==> flow/design.v <==
`timescale 1ns/1ps
module RxD (
    input  wire       clk,
    input  wire       rx,        
    input  wire       rst,       
    output reg [7:0]  data,
    output reg        data_valid
);
    parameter CLK_FREQ = 100_000_000;            
    parameter BAUD     = 115200;
    localparam integer BAUD_TICKS = 868;         
    localparam integer HALF_BAUD  = 434;         
    reg [15:0] counter;                          
    reg [3:0]  bit_index;                        
    reg [9:0]  shift_reg;       
    reg [9:0]  next_shift;                      
    reg        receiving;                
    reg rx_ff1, rx_ff2; 
    wire rx_sync;
    always @(posedge clk) begin
        if (rst) begin
            rx_ff1 <= 1'b1;
            rx_ff2 <= 1'b1;
        end else begin
            rx_ff1 <= rx;
            rx_ff2 <= rx_ff1;
        end
    end
    assign rx_sync = rx_ff2;
    always @(posedge clk) begin
        if (rst) begin                           
            receiving  <= 1'b0;
            counter    <= 0;
            bit_index  <= 0;
            shift_reg  <= 10'b1111111111;
            data       <= 8'h00;
            data_valid <= 1'b0;
        end else begin
            data_valid <= 1'b0;                  
            if (!receiving) begin                
                if (rx_sync == 1'b0) begin
                    receiving <= 1'b1;           
                    counter   <= HALF_BAUD;      
                    bit_index <= 0;              
                end
            end else begin                       
                if (counter == BAUD_TICKS - 1) begin     
                    counter <= 0;                
                    next_shift = {rx_sync, shift_reg[9:1]};
                    shift_reg <= next_shift;
                    if (bit_index == 9) begin    
                        receiving  <= 1'b0;
                        data       <= next_shift[8:1];       
                        data_valid <= 1'b1;                  
                    end
                    bit_index <= bit_index + 1;      
                end else begin
                    counter <= counter + 1;          
                end
            end
        end
    end
endmodule
module TxD (
    input wire clk,
    input wire [7:0] data,
    input wire send,
    input wire rst,
    output reg tx,
    output reg busy
);
    parameter CLK_FREQ = 100000000;  
    parameter BAUD     = 115200;
    localparam integer BAUD_TICKS = 868;
    reg [15:0] counter;
    reg [3:0]  bit_index;
    reg [9:0]  shift_reg;
    always @(posedge clk) begin
        if (rst) begin
            busy      <= 1'b0;                 
            tx        <= 1'b1;                 
            counter   <= 0;
            bit_index <= 0;
            shift_reg <= 10'b1111111111;
        end 
        else begin
            if (!busy) begin
                tx <= 1'b1;  
                if (send) begin
                    shift_reg <= {1'b1, data, 1'b0}; 
                    busy      <= 1'b1;
                    counter   <= 0;
                    bit_index <= 0;
                end
            end 
            else begin 
                if (counter == BAUD_TICKS - 1) begin
                    counter   <= 0;
                    tx        <= shift_reg[0];  
                    shift_reg <= {1'b1, shift_reg[9:1]};  
                    bit_index <= bit_index + 1;
                    if (bit_index == 9) begin
                        busy <= 1'b0; 
                    end
                end 
                else begin
                    counter <= counter + 1;
                end
            end
        end
    end
endmodule
module data_parser (
    input  wire        clk,
    input  wire        rst,
    input  wire [7:0]  data_in,              
    input  wire        data_valid,           
    output reg  [7:0]  CT_out,               
    output reg [15:0]  FSA_out,
    output reg [15:0]  LSA_out,
    output reg         start_frame,          
    output reg         frame_done,
    output reg         sample_valid,         
    output reg [15:0]  sample_value,         
    output reg [15:0]  sample_idx           
);
    localparam S_HDR1      = 4'd0;          
    localparam S_HDR2      = 4'd1;
    localparam S_CT        = 4'd2;
    localparam S_FSA_LO    = 4'd3;
    localparam S_FSA_HI    = 4'd4;
    localparam S_LSA_LO    = 4'd5;
    localparam S_LSA_HI    = 4'd6;
    localparam S_SAMPLE_LO = 4'd7;
    localparam S_SAMPLE_HI = 4'd8;
    reg [3:0] state;                         
    reg [7:0] sample_lo;                     
    reg [15:0] next_sample_idx;              
    reg [15:0] sample_value_buf;
    reg [15:0] sample_idx_buf;
    reg        sample_ready;          
    reg        frame_done_pending;    
    always @(posedge clk) begin
        if (rst) begin                       
            state            <= S_HDR1;
            CT_out           <= 8'd0;
            FSA_out          <= 16'd0;
            LSA_out          <= 16'd0;
            start_frame      <= 1'b0;
            sample_valid     <= 1'b0;
            sample_value     <= 16'd0;
            sample_idx       <= 16'd0;
            frame_done       <= 1'b0;
            sample_lo        <= 8'd0;
            next_sample_idx  <= 16'd0;
            sample_value_buf <= 16'd0;
            sample_idx_buf   <= 16'd0;
            sample_ready     <= 1'b0;
            frame_done_pending<=1'b0;
        end else begin                       
            start_frame  <= 1'b0;
            sample_valid <= 1'b0;
            frame_done   <= 1'b0;
            if (sample_ready) begin
                sample_valid <= 1'b1;
                sample_value <= sample_value_buf;
                sample_idx   <= sample_idx_buf;
                if (frame_done_pending) begin
                    frame_done <= 1'b1;
                end
                sample_ready      <= 1'b0;
                frame_done_pending<= 1'b0;
            end
            case (state)
                S_HDR1: if (data_valid && data_in == 8'h55) state <= S_HDR2;      
                S_HDR2: if (data_valid) begin                       
                    if (data_in == 8'hAA) state <= S_CT;
                    else if (data_in == 8'h55) state <= S_HDR2;      
                    else state <= S_HDR1;                            
                end
                S_CT: if (data_valid) begin              
                    CT_out <= data_in;
                    start_frame <= 1'b1;
                    state <= S_FSA_LO;
                end
                S_FSA_LO: if (data_valid) begin          
                    FSA_out[7:0] <= data_in;
                    state <= S_FSA_HI;
                end
                S_FSA_HI: if (data_valid) begin          
                    FSA_out[15:8] <= data_in;
                    state <= S_LSA_LO;
                end
                S_LSA_LO: if (data_valid) begin          
                    LSA_out[7:0] <= data_in;
                    state <= S_LSA_HI;
                end
                S_LSA_HI: if (data_valid) begin          
                    LSA_out[15:8] <= data_in;
                    next_sample_idx <= 16'd0;            
                    state <= S_SAMPLE_LO;
                end
                S_SAMPLE_LO: if (data_valid) begin       
                    sample_lo <= data_in;
                    state <= S_SAMPLE_HI;
                end
                S_SAMPLE_HI: if (data_valid) begin
                    sample_value_buf <= {data_in, sample_lo};        
                    sample_idx_buf   <= next_sample_idx;
                    sample_ready     <= 1'b1;
                    if (next_sample_idx + 1 == CT_out) begin         
                        frame_done_pending <= 1'b1;
                        next_sample_idx <= 16'd0;
                        state <= S_HDR1;
                    end else begin
                        next_sample_idx <= next_sample_idx + 1;      
                        state <= S_SAMPLE_LO;
                    end
                end
                default: state <= S_HDR1;                            
            endcase
        end
    end
endmodule
module sample_processor (
    input  wire        clk,
    input  wire        rst,
    input  wire        start_frame,
    input  wire        sample_valid,
    input  wire [15:0] sample_value,
    input  wire [15:0] sample_idx_in,
    output reg  [15:0] max_idx,
    output reg  [15:0] min_idx,
    output reg  [15:0] max_dist,
    output reg  [15:0] min_dist,
    output reg  [15:0] obs_alert
);
    wire [10:0] THRESH = 11'b10000000000;
    wire is_close = sample_value < THRESH;
    wire [15:0] mask = (sample_idx_in < 16) ? (16'h1 << sample_idx_in) : 16'h0;
    always @(posedge clk) begin
        if (rst) begin                       
            max_idx  <= 16'd0;
            min_idx  <= 16'd0;
            max_dist <= 16'd0;
            min_dist <= 16'hFFFF;
            obs_alert<= 16'd0;
        end else if (start_frame) begin
            max_idx  <= 16'd0;                       
            min_idx  <= 16'd0;
            max_dist <= 16'd0;
            min_dist <= 16'hFFFF;
            obs_alert<= 16'd0;
        end else if (sample_valid) begin
            if (sample_value > max_dist) begin       
                max_dist <= sample_value;
                max_idx  <= sample_idx_in;
            end
            if (sample_value < min_dist) begin
                min_dist <= sample_value;
                min_idx  <= sample_idx_in;
            end
            obs_alert <= obs_alert | (mask & {16{is_close}});
        end
    end
endmodule
module angle_calc_simple (
    input  wire        clk,
    input  wire        rst,         
    input  wire        start,       
    input  wire [15:0] FSA,
    input  wire [15:0] LSA,
    input  wire [7:0]  CT,         
    input  wire [15:0] max_idx, 
    input  wire [15:0] min_idx,
    output reg  [15:0] max_angle,
    output reg  [15:0] min_angle,
    output reg         done         
);
    function [4:0] ct_log2;
        input [7:0] in_ct;
        begin
            case (in_ct)
                8'd1:   ct_log2 = 5'd0;
                8'd2:   ct_log2 = 5'd1;
                8'd4:   ct_log2 = 5'd2;
                8'd8:   ct_log2 = 5'd3;
                8'd16:  ct_log2 = 5'd4;
                8'd32:  ct_log2 = 5'd5;
                8'd64:  ct_log2 = 5'd6;
                8'd128: ct_log2 = 5'd7;
                default: ct_log2 = 5'd0;
            endcase
        end
    endfunction
    reg [15:0] FSA_r, LSA_r;
    reg [7:0]  CT_r;
    reg [15:0] max_idx_r, min_idx_r;
    reg [31:0] span_r;    
    reg [4:0]  k_r;       
    reg        do_calc;   
    wire [31:0] delta_w;
    assign delta_w = (k_r == 5'd0) ? span_r : (span_r >> k_r);
    wire [47:0] prod_max_w = delta_w * max_idx_r;
    wire [47:0] prod_min_w = delta_w * min_idx_r;
    wire [47:0] sum_max_w = prod_max_w + {32'd0, FSA_r};
    wire [47:0] sum_min_w = prod_min_w + {32'd0, FSA_r};
    wire [47:0] sum_max_adj_w = (sum_max_w >= 48'd36000) ? (sum_max_w - 48'd36000) : sum_max_w;
    wire [47:0] sum_min_adj_w = (sum_min_w >= 48'd36000) ? (sum_min_w - 48'd36000) : sum_min_w;
    always @(posedge clk) begin
        if (rst) begin                                   
            FSA_r     <= 16'd0;
            LSA_r     <= 16'd0;
            CT_r      <= 8'd0;
            max_idx_r <= 16'd0;
            min_idx_r <= 16'd0;
            span_r    <= 32'd0;
            k_r       <= 5'd0;
            do_calc   <= 1'b0;
            max_angle <= 16'd0;
            min_angle <= 16'd0;
            done      <= 1'b0;
        end else begin
            done <= 1'b0;
            if (start) begin                             
                FSA_r     <= FSA;
                LSA_r     <= LSA;
                CT_r      <= CT;
                max_idx_r <= max_idx;
                min_idx_r <= min_idx;
                if (LSA >= FSA) span_r <= LSA - FSA;     
                else             span_r <= (LSA + 16'd36000) - FSA;
                k_r <= ct_log2(CT);
                do_calc <= 1'b1;
            end else if (do_calc) begin                  
                max_angle <= sum_max_adj_w[15:0];
                min_angle <= sum_min_adj_w[15:0];
                done <= 1'b1;
                do_calc <= 1'b0;
            end
        end
    end
endmodule
`timescale 1ns/1ps
module distance_process (
    input  wire        clk,
    input  wire        rst,
    input  wire [7:0]  data_in,
    input  wire        data_valid,
    output wire [15:0] max_idx,
    output wire [15:0] min_idx,
    output wire [15:0] max_dist,
    output wire [15:0] min_dist,
    output wire [15:0] obs_alert,
    output wire [15:0] max_angle,
    output wire [15:0] min_angle,
    output wire        angle_done
);
    wire [7:0]  CT_w;
    wire [15:0] FSA_w, LSA_w;
    wire        start_frame_w;
    wire        sample_valid_w;
    wire [15:0] sample_value_w;
    wire [15:0] sample_idx_w;
    wire        frame_done_w;
    data_parser u_parser (
        .clk(clk),
        .rst(rst),
        .data_in(data_in),
        .data_valid(data_valid),
        .CT_out(CT_w),
        .FSA_out(FSA_w),
        .LSA_out(LSA_w),
        .start_frame(start_frame_w),
        .sample_valid(sample_valid_w),
        .sample_value(sample_value_w),
        .sample_idx(sample_idx_w),
        .frame_done(frame_done_w)
    );
    sample_processor u_sp (
        .clk(clk),
        .rst(rst),
        .start_frame(start_frame_w),
        .sample_valid(sample_valid_w),
        .sample_value(sample_value_w),
        .sample_idx_in(sample_idx_w),
        .max_idx(max_idx),
        .min_idx(min_idx),
        .max_dist(max_dist),
        .min_dist(min_dist),
        .obs_alert(obs_alert)
    );
    reg frame_done_d;
    reg angle_start_pulse;
    always @(posedge clk) begin
        if (rst) begin
            frame_done_d <= 1'b0;                
            angle_start_pulse <= 1'b0;
        end else begin
            frame_done_d <= frame_done_w;        
            angle_start_pulse <= frame_done_d;
        end
    end
    angle_calc_simple u_angle (
        .clk(clk),
        .rst(rst),
        .start(angle_start_pulse),
        .FSA(FSA_w),
        .LSA(LSA_w),
        .CT(CT_w),
        .max_idx(max_idx),
        .min_idx(min_idx),
        .max_angle(max_angle),
        .min_angle(min_angle),
        .done(angle_done)
    );
endmodule
`timescale 1ns/1ps
module lidar_system_top (
    input  wire clk,
    input  wire rst,
    input  wire rx,      
    output wire tx,      
    output wire [15:0] dbg_max_idx,
    output wire [15:0] dbg_min_idx,
    output wire [15:0] dbg_max_dist,
    output wire [15:0] dbg_min_dist,
    output wire [15:0] dbg_obs_alert,
    output wire [15:0] dbg_max_angle,
    output wire [15:0] dbg_min_angle,
    output wire        dbg_angle_done
);
    wire [7:0] rx_data;
    wire       rx_valid;
    RxD u_rxd (
        .clk(clk),
        .rx(rx),
        .rst(rst),
        .data(rx_data),
        .data_valid(rx_valid)
    );
    wire [15:0] max_idx, min_idx, max_dist, min_dist, obs_alert;
    wire [15:0] max_angle, min_angle;
    wire        angle_done;
    distance_process u_dp (
        .clk(clk),
        .rst(rst),
        .data_in(rx_data),
        .data_valid(rx_valid),
        .max_idx(max_idx),
        .min_idx(min_idx),
        .max_dist(max_dist),
        .min_dist(min_dist),
        .obs_alert(obs_alert),
        .max_angle(max_angle),
        .min_angle(min_angle),
        .angle_done(angle_done)
    );
    reg [7:0] tx_data;               
    reg       tx_send;               
    wire      tx_busy;               
    reg [31:0] tx_packet;            
    TxD u_txd (
        .clk(clk),
        .rst(rst),
        .data(tx_data),
        .send(tx_send),
        .tx(tx),
        .busy(tx_busy)
    );
    localparam TX_IDLE  = 3'd0;  
    localparam TX_PREP  = 3'd1;  
    localparam TX_SEND  = 3'd2;  
    localparam TX_WAIT  = 3'd3;  
    reg [2:0] tx_state;     
    reg [1:0] byte_ptr;     
    reg [15:0] send_word;   
    reg angle_done_d;
    always @(posedge clk) begin
        if (rst) angle_done_d <= 1'b0;
        else     angle_done_d <= angle_done;
    end
    always @(posedge clk) begin
        if (rst) begin                           
            tx_state   <= TX_IDLE;
            tx_send    <= 1'b0;
            tx_data    <= 8'd0;
            tx_packet  <= 32'd0;
            byte_ptr   <= 2'd0;
        end else begin
            tx_send <= 1'b0;
            case (tx_state)
                TX_IDLE: begin
                    if (angle_done_d) begin
                        tx_packet <= { min_angle[15:8], min_angle[7:0], max_angle[15:8], max_angle[7:0] };
                        byte_ptr <= 2'd0;            
                        tx_state <= TX_PREP;         
                    end
                end
                TX_PREP: begin
                    case (byte_ptr)                 
                        2'd0: tx_data <= tx_packet[7:0];     
                        2'd1: tx_data <= tx_packet[15:8];    
                        2'd2: tx_data <= tx_packet[23:16];   
                        2'd3: tx_data <= tx_packet[31:24];   
                        default: tx_data <= 8'h00;
                    endcase
                    tx_state <= TX_SEND;
                end
                TX_SEND: begin
                    if (!tx_busy) begin          
                        tx_send <= 1'b1;
                        tx_state <= TX_WAIT;
                    end
                end
                TX_WAIT: begin                       
                    if (!tx_busy) begin
                        if (byte_ptr == 2'd3) begin  
                            byte_ptr <= 2'd0;
                            tx_state <= TX_IDLE;
                       end else begin                
                            byte_ptr <= byte_ptr + 1'b1;
                            tx_state <= TX_PREP;
                        end
                    end
                end
                default: tx_state <= TX_IDLE;        
            endcase
        end
    end
    assign dbg_max_idx   = max_idx;
    assign dbg_min_idx   = min_idx;
    assign dbg_max_dist  = max_dist;
    assign dbg_min_dist  = min_dist;
    assign dbg_obs_alert = obs_alert;
    assign dbg_max_angle = max_angle;
    assign dbg_min_angle = min_angle;
    assign dbg_angle_done = angle_done;
endmodule
-- Reports on lidar_system_top
Tool output for the design above, in the order of the flow.
Lines are those of the file above, counted from 1.
Operators carry their Yosys type and port widths (W data, S select, Z words).
Cell names lack the library's common part.
Not given: n/a
- top: lidar_system_top
- clock: clk
- library: sky130hd
- corner: tt_025C_1v80

-- After elaboration
Source: Yosys, flattened and elaborated, memories not mapped. Widths are those after wreduce. Registers that Yosys merges into a memory's read port (data or address) are not register bits. Print and check cells do not count. Equal cells are merged and count once.
- noted reductions and logical operators: 35
- noted order comparisons: 7
- bitwise operators at 10
- noted multipliers: 2
- shift-type cells: 2
- noted muxes and demuxes: 67
- noted eq/ne operators: 43
- $add $sub $neg: 13
- operators with widths (cell ; number):
    $mul A32 B16 Y48 ; 2
    $mux W16 ; 12
    $add A48 B16 Y48 ; 2
    $ge A48 B16 Y1 const B ; 2
    $mux W32 ; 2
    $mux W4 ; 15
    $pmux W4 S9 ; 1
    $add A16 B1 Y16 const B ; 2
    $eq A16 B10 Y1 const B ; 2
    $sub A16 B16 Y16 const B ; 2
    $shr A32 B5 Y32 ; 1
    $eq A32 B8 Y1 ; 1
    $pmux W16 S2 ; 1
    $pmux W8 S4 ; 1
    $mux W10 ; 3
    $ne A2 B2 Y1 const B ; 14
    $reduce_and A2 Y1 ; 14
    $pmux W3 S7 ; 1
    $mux W1 ; 21
    $sub A17 B16 Y18 ; 1
    $add A16 B1 Y17 const B ; 1
    $sub A16 B16 Y17 ; 1
    $add A16 B16 Y17 const B ; 1
    $shl A1 B16 Y16 const A ; 1
    $lt A16 B11 Y1 const B ; 1
    $ge A16 B16 Y1 ; 1
    $gt A16 B16 Y1 ; 1
    $lt A16 B16 Y1 ; 1
Other operator kinds: 36; their cells: 71.
- output and inout port bits: 114
- register bits after elaboration at 459

-- Depth
Depth = most cells in a row (Yosys ltp): at word level without a register or memory, in the mapped netlist without a sequential cell, where the memories' decode and read muxes count.
- depth in word-level cells at 6
- ABC_AREA: 0
- mapped depth at 36
- mapped depth without buffers: 31

-- After synthesis
The flow's flattened synthesis, as Yosys stat reports it; memories are mapped. The netlist is that of the ABC_AREA named above (0 if unset); the other value can give another one.
Totals and module areas in this step are rounded.
- cell types (type ; number ; area in all (µm²)):
    fa_1 ; 814 ; 1.63E+04
    dfxtp_1 ; 446 ; 8.93E+03
    ha_1 ; 358 ; 4.48E+03
    inv_1 ; 1067 ; 4.01E+03
    nand2_1 ; 879 ; 3.3E+03
    mux2i_1 ; 199 ; 1991.91
    and2_1 ; 301 ; 1.88E+03
    a21oi_1 ; 332 ; 1.66E+03
    nor2_1 ; 423 ; 1.59E+03
    clkbuf_1 ; 306 ; 1.15E+03
    o21ai_0 ; 133 ; 665.638
    nand3_1 ; 115 ; 575.552
    xnor2_1 ; 64 ; 560.538
    a21o_1 ; 63 ; 472.954
    and3_1 ; 62 ; 387.872
    xor2_1 ; 43 ; 376.611
    a211oi_1 ; 47 ; 352.838
    nand4_1 ; 54 ; 337.824
Other cell types: 75; their cells: 548.
- buffer cells: 348
- flip-flops: 446
- mapped cells at 6254
- noted cell area after synthesis: 53100 µm²
The figures by module come from a second, unflattened synthesis with its own total; it is not the netlist above.
- cells (unflattened synthesis): 6403
- area (unflattened synthesis) at 54000 µm²
Each row is one instance without its submodules.
- by module (module ; area (µm²) ; cells ; instances):
    angle_calc_simple ; 38900 ; 4622 ; 1
    data_parser ; 5660 ; 689 ; 1
    sample_processor ; 3910 ; 438 ; 1
    RxD ; 1960 ; 222 ; 1
    lidar_system_top ; 1940 ; 242 ; 1
    TxD ; 1550 ; 186 ; 1
    distance_process ; 52.6 ; 4 ; 1

-- Timing after synthesis
Source: OpenSTA report_checks on the synthesized netlist (no wires, ideal clock, input and output delay 20% of the period each), path of least setup slack; recovery checks are left aside. Register names are those of the netlist, which keeps one name where synthesis merged equal registers.
- kind: reg-to-reg
- start point: register u_dp.u_angle.k_r[1]
- end point: register u_dp.u_angle.max_angle[6]
- clock period at 10.0 ns
- arrival at 8.187 ns
- stages on the path: 29
- noted setup time: 0.070 ns
- slack at 1.744 ns
- path delay: 8.257 ns
- path buffers: 4
- noted period reached after synthesis: 8.256 ns
"path delay" = arrival - input delay + setup time.
"stages on the path" counts driving pins, that of a launching flip-flop among them; a cell with two outputs on the path counts twice.
"period reached after synthesis" is the clock period less the worst setup slack; recovery checks do not enter. This is arithmetic on one report: input and output delays are still those of the set period (20% each).
The rows between start and end are the longest chain of elaborated cells between them; the timing report does not say that the signal goes this way. Where chains are equally long, one stands for them.
Each line given opens the expression or statement behind the cell; cells for indexed reads and writes are added by Yosys, which also makes memories of some case tables.
- cells stage by stage: dfxtp_1 -> buf_1 -> clkbuf_1 -> mux4_2 -> mux2_2 -> clkbuf_1 -> and2_1 -> fa_1 -> fa_1 -> fa_1 -> fa_1 -> fa_1 -> inv_1 -> fa_1 -> inv_1 -> ha_1 -> a21o_1 -> o21bai_4 -> o21bai_2 -> and3_1 -> or4_4 -> a2111oi_4 -> nand4_1 -> nor4_1 -> nand3_1 -> and3b_1 -> buf_6 -> mux2_2 -> a21oi_1
- length of the longest elaborated chain: 6
- elaborated cells between the ends (all ways) at 8
- noted source lines of those cells: 4
- RTL lines, path post-synthesis (what ; line ; RTL):
    start: declaration ; 300 ; reg [4:0]  k_r;
    start: assignment ; 318 ; k_r       <= 5'd0;
    start: assignment ; 333 ; k_r <= ct_log2(CT);
    $shr A32 B5 Y32 ; 303 ; assign delta_w = (k_r == 5'd0) ? span_r : (span_r >> k_r);
    $mux W32 ; 303 ;
    $mul A32 B16 Y48 ; 304 ; wire [47:0] prod_max_w = delta_w * max_idx_r;
    $add A48 B16 Y48 ; 306 ; wire [47:0] sum_max_w = prod_max_w + {32'd0, FSA_r};
    $sub A16 B16 Y16 ; 308 ; wire [47:0] sum_max_adj_w = (sum_max_w >= 48'd36000) ? (sum_max_w - 48'd36000) : sum_max_w;
    $mux W16 ; 308 ;
    end: assignment ; 320 ; max_angle <= 16'd0;
    end: assignment ; 336 ; max_angle <= sum_max_adj_w[15:0];
    end: declaration ; 276 ; output reg  [15:0] max_angle,

-- Path in the finished layout
From the final timing report of record 1: the path of least setup slack in the routed layout; clock arrival at registers is part of the times.
- kind: reg-to-reg
- start point: register u_dp.u_angle.k_r[0]
- end point: register u_dp.u_angle.max_angle[6]
- path buffers: 1
- stages on the path: 28
- clock period at 12.1 ns
- arrival at 11.01 ns
- slack at 1.63 ns
- noted setup time: 0.06 ns
The rows between start and end are the longest chain of elaborated cells between them; the timing report does not say that the signal goes this way. Where chains are equally long, one stands for them.
- cells stage by stage: dfxtp_1 -> clkinv_1 -> a21oi_1 -> nor2_1 -> a21oi_2 -> buf_4 -> and2_1 -> fa_1 -> fa_1 -> fa_1 -> fa_1 -> fa_1 -> inv_1 -> fa_1 -> inv_1 -> ha_1 -> a21oi_1 -> o21ai_0 -> a2111oi_0 -> o211a_1 -> o21ai_0 -> a211oi_1 -> nand4_1 -> a211oi_2 -> nand3_1 -> and3b_1 -> mux2_2 -> a21oi_1
- length of the longest elaborated chain: 6
- elaborated cells between the ends (all ways) at 8
- noted source lines of those cells: 4
- RTL lines, path after layout (what ; line ; RTL):
    start: declaration ; 300 ; reg [4:0]  k_r;
    start: assignment ; 318 ; k_r       <= 5'd0;
    start: assignment ; 333 ; k_r <= ct_log2(CT);
    $shr A32 B5 Y32 ; 303 ; assign delta_w = (k_r == 5'd0) ? span_r : (span_r >> k_r);
    $mux W32 ; 303 ;
    $mul A32 B16 Y48 ; 304 ; wire [47:0] prod_max_w = delta_w * max_idx_r;
    $add A48 B16 Y48 ; 306 ; wire [47:0] sum_max_w = prod_max_w + {32'd0, FSA_r};
    $sub A16 B16 Y16 ; 308 ; wire [47:0] sum_max_adj_w = (sum_max_w >= 48'd36000) ? (sum_max_w - 48'd36000) : sum_max_w;
    $mux W16 ; 308 ;
    end: assignment ; 320 ; max_angle <= 16'd0;
    end: assignment ; 336 ; max_angle <= sum_max_adj_w[15:0];
    end: declaration ; 276 ; output reg  [15:0] max_angle,

Design lidar_system_top on sky130hd. What follows are 5 stored runs of the flow, each under its own settings; their order means nothing. The constraints put input and output delay at 20% of the set period each and load the outputs with 0.01 pF.
"achieved period" is the run's clock period less its worst setup slack. It is reckoned from that one timing run; input and output delays stay at 20% of the period that was set.
"time on the worst setup path": the worst setup path's part of the clock period (all of it between registers, 20% less for each end at a port) less its slack. A launch clock that arrives late makes it longer, a capture clock that arrives late makes it shorter.
"total power after layout" rests on the timing tool's default activity at the inputs, not on a simulated workload.
The measured numbers are rounded.

Record 1
Settings were CORE_UTILIZATION = 40; PLACE_DENSITY = 0.6; period_ns = 12.1; CAP_MARGIN = 20; CORE_MARGIN = 2; SLEW_MARGIN = 20
- chip area after synthesis (Yosys) at 53100 µm²
- noted the area inside the die boundary: 136000 µm²
- noted the standard-cell area after layout: 57300 µm²
- utilization at 43.5 %
- noted the worst slack on setup checks: 1.63 ns
- noted the total negative setup slack: 0.000 ns
- final worst hold slack: 0.412 ns
- total power after layout: 0.00293 W
- achieved period at 10.469 ns
- time on the worst setup path: 10.47 ns
- worst setup path type: reg-to-reg

Record 2
Settings were ABC_AREA = 0; CAP_MARGIN = 40; CELL_PAD_IN_SITES_GLOBAL_PLACEMENT = 0; CORE_ASPECT_RATIO = 0.57; CORE_UTILIZATION = 69; CTS_CLUSTER_DIAMETER = 167; GPL_ROUTABILITY_DRIVEN = 0; GPL_TIMING_DRIVEN = 1; MAX_ROUTING_LAYER = met4; MIN_ROUTING_LAYER = met2; PLACE_DENSITY_LB_ADDON = 0.13; SETUP_SLACK_MARGIN = 0.91; SLEW_MARGIN = 20; TNS_END_PERCENT = 90; period_ns = 9.37; CORE_MARGIN = 2
- not finished: routing ended with error GRT-0116

Record 3
Settings were ABC_AREA = 1; CORE_ASPECT_RATIO = 0.74; HOLD_SLACK_MARGIN = 0.11; SLEW_MARGIN = 15; TNS_END_PERCENT = 30; period_ns = 10.0; CAP_MARGIN = 20; CORE_MARGIN = 2; CORE_UTILIZATION = 40
- chip area after synthesis (Yosys) at 53400 µm²
- noted the area inside the die boundary: 136000 µm²
- noted the standard-cell area after layout: 58100 µm²
- utilization at 43.8 %
- noted the worst slack on setup checks: 0.535 ns
- noted the total negative setup slack: 0.000 ns
- final worst hold slack: 0.409 ns
- total power after layout: 0.00361 W
- achieved period at 9.465 ns
- time on the worst setup path: 9.47 ns
- worst setup path type: reg-to-reg

Record 4
Settings were ABC_AREA = 1; CAP_MARGIN = 40; CELL_PAD_IN_SITES_GLOBAL_PLACEMENT = 3; CORE_ASPECT_RATIO = 0.57; CORE_UTILIZATION = 31; CTS_CLUSTER_DIAMETER = 167; GPL_ROUTABILITY_DRIVEN = 0; GPL_TIMING_DRIVEN = 1; PLACE_DENSITY_LB_ADDON = 0.13; SETUP_SLACK_MARGIN = 0.91; SLEW_MARGIN = 20; TNS_END_PERCENT = 70; period_ns = 9.37; CORE_MARGIN = 2
- chip area after synthesis (Yosys) at 53400 µm²
- noted the area inside the die boundary: 176000 µm²
- noted the standard-cell area after layout: 60200 µm²
- utilization at 35.4 %
- noted the worst slack on setup checks: 1.34 ns
- noted the total negative setup slack: 0.000 ns
- final worst hold slack: 0.420 ns
- total power after layout: 0.00411 W
- achieved period at 8.034 ns
- time on the worst setup path: 8.03 ns
- worst setup path type: reg-to-reg

Record 5
Settings were ABC_AREA = 0; CORE_ASPECT_RATIO = 1.67; GPL_TIMING_DRIVEN = 0; HOLD_SLACK_MARGIN = 0.11; SLEW_MARGIN = 5; TNS_END_PERCENT = 90; period_ns = 10.0; CAP_MARGIN = 20; CORE_MARGIN = 2; CORE_UTILIZATION = 40
- chip area after synthesis (Yosys) at 53100 µm²
- noted the area inside the die boundary: 136000 µm²
- noted the standard-cell area after layout: 58100 µm²
- utilization at 44.1 %
- noted the worst slack on setup checks: 0.207 ns
- noted the total negative setup slack: 0.000 ns
- final worst hold slack: 0.417 ns
- total power after layout: 0.00336 W
- achieved period at 9.793 ns
- time on the worst setup path: 9.79 ns
- worst setup path type: reg-to-reg
